==> flow/design.v <==
module conv_1d #(
    parameter DATA_WIDTH  = 8,
    parameter KERNEL_SIZE = 16
) (
    input logic clk,
    input logic arst_n,
    input  logic [DATA_WIDTH-1:0] signal_data,
    input  logic                  signal_vld,
    input  logic                  signal_last,
    output logic                  signal_rdy,
    input  logic [KERNEL_SIZE*DATA_WIDTH-1:0] kernel,
    output logic [DATA_WIDTH*2+$clog2(KERNEL_SIZE)-1:0] result_data,
    output logic                    result_vld,
    output logic                    result_last,
    input  logic                    result_rdy
);
  localparam PRODUCT_WIDTH = (DATA_WIDTH * 2);
  localparam RESULT_WIDTH  = PRODUCT_WIDTH + $clog2(KERNEL_SIZE);
  logic [KERNEL_SIZE-1:0][DATA_WIDTH-1:0] signal_buf;
  logic shift_vld;
  logic shift_last;
  always_ff @(posedge clk or negedge arst_n) begin
    if (!arst_n) begin
      signal_buf <= '0;
      shift_vld <= 1'b0;
      shift_last <= 1'b0;
    end else begin 
      if (signal_vld) begin  
        signal_buf <= {signal_data, signal_buf[KERNEL_SIZE-1:1]}; 
      end
      shift_vld <= signal_vld;
      shift_last <= signal_vld & signal_last;
    end
  end
  logic [KERNEL_SIZE-1:0][PRODUCT_WIDTH-1:0] products;
  always_comb begin
    for (int i = 0; i < KERNEL_SIZE; i++) begin
      products[i] = kernel[i*DATA_WIDTH +: DATA_WIDTH] * signal_buf[i];
    end
  end
  logic [KERNEL_SIZE-1:0][PRODUCT_WIDTH-1:0] products_buf;
  logic products_vld;
  logic products_last;
  always_ff @(posedge clk or negedge arst_n) begin
    if (!arst_n) begin
      products_buf <= '0;
      products_vld <= 1'b0;
      products_last <= 1'b0;
    end else begin
      products_buf <= products;
      products_vld <= shift_vld;
      products_last <= shift_last;
    end
  end
  logic [RESULT_WIDTH-1:0] sum;
  always_comb begin
    sum = 0;
    for (int i = 0; i < KERNEL_SIZE; i++) begin
      sum += products_buf[i];
    end
  end
  logic [RESULT_WIDTH-1:0] sum_buf;
  logic sum_vld;
  logic sum_last;
  always_ff @(posedge clk or negedge arst_n) begin
    if (!arst_n) begin
      sum_buf <= '0;
      sum_vld <= 1'b0;
      sum_last <= 1'b0;
    end else begin
      sum_buf <= sum;
      sum_vld <= products_vld;
      sum_last <= products_last;
    end
  end
  assign result_data = sum_buf;
  assign result_vld  = sum_vld;
  assign result_last = sum_last;
  assign signal_rdy  = 1'b1;
endmodule
Lab notebook: conv_1d

## Tool chain data of conv_1d

Each step is given for the RTL above and for the edited RTL.
Lines under "before" count in the file above, lines under "after" in the edited file.
"difference" is "after" less "before", of the values as shown.
Cell names lack the library's common part.
A cell with - has no value.

- Top: conv_1d
- Clock port: clk
- Library: sky130hd
- Corner: tt_025C_1v80

## The edit

Unified diff, file above to edited file.
The edit is scripted: it alters the design's behaviour and was not made to optimise anything.

```diff
@@ -26,5 +26,5 @@
       shift_last <= 1'b0;
     end else begin 
-      if (signal_vld) begin  
+      begin  
         signal_buf <= {signal_data, signal_buf[KERNEL_SIZE-1:1]}; 
       end
```

## Word-level counts

Counts by Yosys on the flattened word-level netlist (proc, flatten, opt, wreduce; memories kept). Register bits leave out memories and registers merged into their read ports (data or address); mux counts leave out enables and synchronous resets folded into registers. Print and check cells are left out. Cells with the same type and inputs are merged into one.

Word-level totals:

| element | before | after | difference |
|---|---|---|---|
| flip-flop bits (word level) | 410 | 410 | 0 |
| word-level cells | 41 | 41 | 0 |

Cells by class:

| element | before | after | difference |
|---|---|---|---|
| add/subtract/negate cells | 15 | 15 | 0 |
| $mul | 16 | 16 | 0 |
| bitwise logic cells | 1 | 1 | 0 |

Operators by type and width:

| kind | before | after | difference |
|---|---|---|---|
| multiplier 8 x 8 -> 16 bit | 16 | 16 | 0 |
| adder 20 x 16 -> 20 bit | 11 | 11 | 0 |
| adder 16 x 16 -> 17 bit | 1 | 1 | 0 |
| adder 17 x 16 -> 18 bit | 1 | 1 | 0 |
| adder 18 x 16 -> 19 bit | 1 | 1 | 0 |
| adder 19 x 16 -> 20 bit | 1 | 1 | 0 |
| AND 1 bit | 1 | 1 | 0 |

## Logic depth

Longest topological path by Yosys (ltp), each cell counted once; first at word level (registers and memories cut), then after technology mapping (sequential cells cut; the memories' decode and read muxes count).

Logic depth:

| element | before | after | difference |
|---|---|---|---|
| depth after elaboration | 15 | 15 | 0 |
| ABC_AREA | 0 | 0 | - |
| gate-level depth with buffers | 20 | 20 | 0 |
| depth with buffers taken out | 20 | 20 | 0 |

## After synthesis

The flow's flattened synthesis, as Yosys stat reports it; memories are mapped. The netlist is that of the ABC_AREA named above (0 if unset); the other value can give another one.

Cells by type:

| cell | before | after | difference |
|---|---|---|---|
| mux2_2 | 128 | 0 | -128 |
| clkbuf_1 | 123 | 16 | -107 |
| inv_1 | 1,131 | 1,131 | 0 |
| fa_1 | 796 | 796 | 0 |
| ha_1 | 605 | 605 | 0 |
| and2_1 | 556 | 556 | 0 |
| nand2_1 | 548 | 548 | 0 |
| dfrtp_1 | 410 | 410 | 0 |
| xnor2_1 | 139 | 139 | 0 |
| a21oi_1 | 123 | 123 | 0 |
| nor2_1 | 99 | 99 | 0 |
| o21ai_0 | 86 | 86 | 0 |
| a21o_1 | 49 | 49 | 0 |
| xor2_1 | 37 | 37 | 0 |
| nand2b_1 | 32 | 32 | 0 |
| nor3_1 | 30 | 30 | 0 |
| nor2b_1 | 29 | 29 | 0 |
| nand3_1 | 23 | 23 | 0 |

Not every row of either side is listed.

Mapped netlist:

| element | before | after | difference |
|---|---|---|---|
| mapped cells | 5,167 | 4,932 | -235 |
| mapped area (µm²) | 51,282.9 | 49,439.9 | -1,843.0 |
| sequential area (µm²) | 10,259.8 | 10,259.8 | 0.0 |
| mapped flip-flops | 410 | 410 | 0 |

## Worst setup path after synthesis

Source: OpenSTA report_checks on the synthesized netlist (no wires, ideal clock, input and output delay 20% of the period each), path of least setup slack; recovery checks are left aside. Register names are those of the netlist, which keeps one name where synthesis merged equal registers.

Timing after synthesis:

| element | before | after | difference |
|---|---|---|---|
| path type | register to register | register to register | - |
| start point | register (name not given) | register (name not given) | - |
| end point | register sum_buf[18] | register sum_buf[18] | - |
| clock period (ns) | 6.0 | 6.0 | 0.0 |
| library setup time (ns) | 0.128 | 0.128 | 0.000 |
| time at the first pin (ns) | 0.000 | 0.000 | 0.000 |
| arrival time (ns) | 5.240 | 5.240 | 0.000 |
| data required time (ns) | 5.872 | 5.872 | 0.000 |
| slack (ns) | 0.632 | 0.632 | 0.000 |
| path delay (ns) | 5.368 | 5.368 | 0.000 |
| stages | 19 | 19 | 0 |
| buffers on the path | 0 | 0 | 0 |
| period reached after synthesis (ns) | 5.368 | 5.368 | 0.000 |

"path delay" = arrival - input delay + setup time.
"stages" counts driving pins, that of a launching flip-flop among them; a cell with two outputs on the path counts twice.
"period reached after synthesis" = period - worst setup slack (recovery checks aside). The figure is calculated, with input and output delays left at 20% of the set period.
Between the ends stands the longest chain of elaborated cells between them, by number of cells; it is not shown to be the way that was timed. Of several equally long chains one is given.
A line is the first line of the expression or statement that the cell stems from. Yosys adds cells for indexed reads and writes and turns some case tables into memories.

Between the ends, after synthesis, before:
- Cell sequence: dfrtp_1 fa_1 inv_1 fa_1 inv_1 fa_1 fa_1 fa_1 inv_1 fa_1 inv_1 ha_1 fa_1 a211oi_1 o21ai_0 a31oi_2 o21ai_1 mux2i_1 xor2_1
- Length of the longest elaborated chain: 10

RTL lines, path after synthesis, before:

| element | RTL line | text |
|---|---|---|
| start, declared | 41 |  |
| start, assigned | 46 |  |
| start, assigned | 50 |  |
| adder 20 x 16 -> 20 bit (10 in a row) | 59 |  |
| end, assigned | 67 | `sum_buf <= '0;` |
| end, assigned | 71 | `sum_buf <= sum;` |
| end, declared | 62 | `logic [RESULT_WIDTH-1:0] sum_buf;` |

Between the ends, after synthesis, after:
- Cell sequence: dfrtp_1 fa_1 inv_1 fa_1 inv_1 fa_1 fa_1 fa_1 inv_1 fa_1 inv_1 ha_1 fa_1 a211oi_1 o21ai_0 a31oi_2 o21ai_1 mux2i_1 xor2_1
- Length of the longest elaborated chain: 10

RTL lines, path after synthesis, after:

| element | RTL line | text |
|---|---|---|
| start, declared | 41 |  |
| start, assigned | 46 |  |
| start, assigned | 50 |  |
| adder 20 x 16 -> 20 bit (10 in a row) | 59 |  |
| end, assigned | 67 | `sum_buf <= '0;` |
| end, assigned | 71 | `sum_buf <= sum;` |
| end, declared | 62 | `logic [RESULT_WIDTH-1:0] sum_buf;` |

## Timing after layout

Path of least setup slack in the final report of each run of pair 1 (OpenROAD, finished layout, wires in). Where an end is a register, its clock arrival counts in the times.

Timing after layout:

| element | before | after | difference |
|---|---|---|---|
| path type | register to register | register to register | - |
| start point | register (name not given) | register (name not given) | - |
| end point | register sum_buf[16] | register sum_buf[18] | - |
| clock period (ns) | 5.78 | 5.78 | 0.00 |
| library setup time (ns) | 0.08 | 0.08 | 0.00 |
| time at the first pin (ns) | 0.61 | 0.64 | +0.03 |
| arrival time (ns) | 6.05 | 6.07 | +0.02 |
| data required time (ns) | 6.31 | 6.34 | +0.03 |
| slack (ns) | 0.27 | 0.27 | 0.00 |
| stages | 19 | 19 | 0 |
| buffers on the path | 0 | 0 | 0 |

Between the ends stands the longest chain of elaborated cells between them, by number of cells; it is not shown to be the way that was timed. Of several equally long chains one is given.

Between the ends, after layout, before:
- Cell sequence: dfrtp_1 fa_1 inv_1 fa_1 inv_1 fa_1 fa_1 fa_1 inv_1 fa_1 inv_1 ha_1 fa_2 a211oi_2 o21ai_1 a31oi_2 o221ai_1 a21oi_1 xnor2_1
- Length of the longest elaborated chain: 10

RTL lines, path after layout, before:

| element | RTL line | text |
|---|---|---|
| start, declared | 41 |  |
| start, assigned | 46 |  |
| start, assigned | 50 |  |
| adder 20 x 16 -> 20 bit (10 in a row) | 59 |  |
| end, assigned | 67 | `sum_buf <= '0;` |
| end, assigned | 71 | `sum_buf <= sum;` |
| end, declared | 62 | `logic [RESULT_WIDTH-1:0] sum_buf;` |

Between the ends, after layout, after:
- Cell sequence: dfrtp_1 fa_1 inv_1 fa_1 inv_1 fa_1 fa_1 fa_1 inv_1 fa_1 inv_1 ha_1 fa_2 a211oi_2 o21ai_1 a31oi_2 o21ai_2 mux2i_1 xor2_1
- Length of the longest elaborated chain: 10

RTL lines, path after layout, after:

| element | RTL line | text |
|---|---|---|
| start, declared | 41 |  |
| start, assigned | 46 |  |
| start, assigned | 50 |  |
| adder 20 x 16 -> 20 bit (10 in a row) | 59 |  |
| end, assigned | 67 | `sum_buf <= '0;` |
| end, assigned | 71 | `sum_buf <= sum;` |
| end, declared | 62 | `logic [RESULT_WIDTH-1:0] sum_buf;` |

## Layout results

Runs of the flow (Yosys, OpenROAD) on both versions; the two runs of a pair have the same settings. The constraints put input and output delay at 20% of the set period each and load the outputs with 0.01 pF.

Settings, pair 1:
- CORE_UTILIZATION: 40
- period_ns: 5.78
- CAP_MARGIN: 20
- CORE_MARGIN: 2
- SLEW_MARGIN: 20

Results, pair 1:

| element | before | after | difference |
|---|---|---|---|
| chip area after synthesis (Yosys) (µm²) | 51,282.9 | 49,439.9 | -1,843.0 |
| total die area (µm²) | 131,087.0 | 126,426.0 | -4,661.0 |
| standard-cell area after routing (µm²) | 57,376.3 | 56,015.0 | -1,361.3 |
| post-layout utilization (%) | 45.1 | 45.8 | +0.7 |
| setup slack of the worst path (ns) | 0.268 | 0.268 | 0.000 |
| post-route setup TNS (ns) | 0.000 | 0.000 | 0.000 |
| worst hold slack in the final report (ns) | 0.347 | 0.346 | -0.001 |
| clock period reached (ns) | 5.512 | 5.512 | 0.000 |

Settings, pair 2:
- CAP_MARGIN: 40
- CELL_PAD_IN_SITES_DETAIL_PLACEMENT: 1
- CORE_ASPECT_RATIO: 1.03
- CORE_UTILIZATION: 35
- CTS_CLUSTER_DIAMETER: 177
- MAX_ROUTING_LAYER: met4
- PLACE_DENSITY_LB_ADDON: 0.02
- SETUP_SLACK_MARGIN: 0.32
- period_ns: 5.16
- CORE_MARGIN: 2
- SLEW_MARGIN: 20

Results, pair 2:

| element | before | after | difference |
|---|---|---|---|
| chip area after synthesis (Yosys) (µm²) | 51,282.9 | 49,439.9 | -1,843.0 |
| total die area (µm²) | 149,600.0 | 144,278.0 | -5,322.0 |
| standard-cell area after routing (µm²) | 61,201.2 | 59,911.2 | -1,290.0 |
| post-layout utilization (%) | 42.1 | 42.8 | +0.7 |
| setup slack of the worst path (ns) | -0.155 | -0.182 | -0.027 |
| post-route setup TNS (ns) | -0.904 | -0.919 | -0.015 |
| worst hold slack in the final report (ns) | 0.336 | 0.347 | +0.011 |
| clock period reached (ns) | 5.315 | 5.342 | +0.027 |

"clock period reached" is the run's clock period less its worst setup slack. It is reckoned from that one timing run; input and output delays stay at 20% of the period that was set.
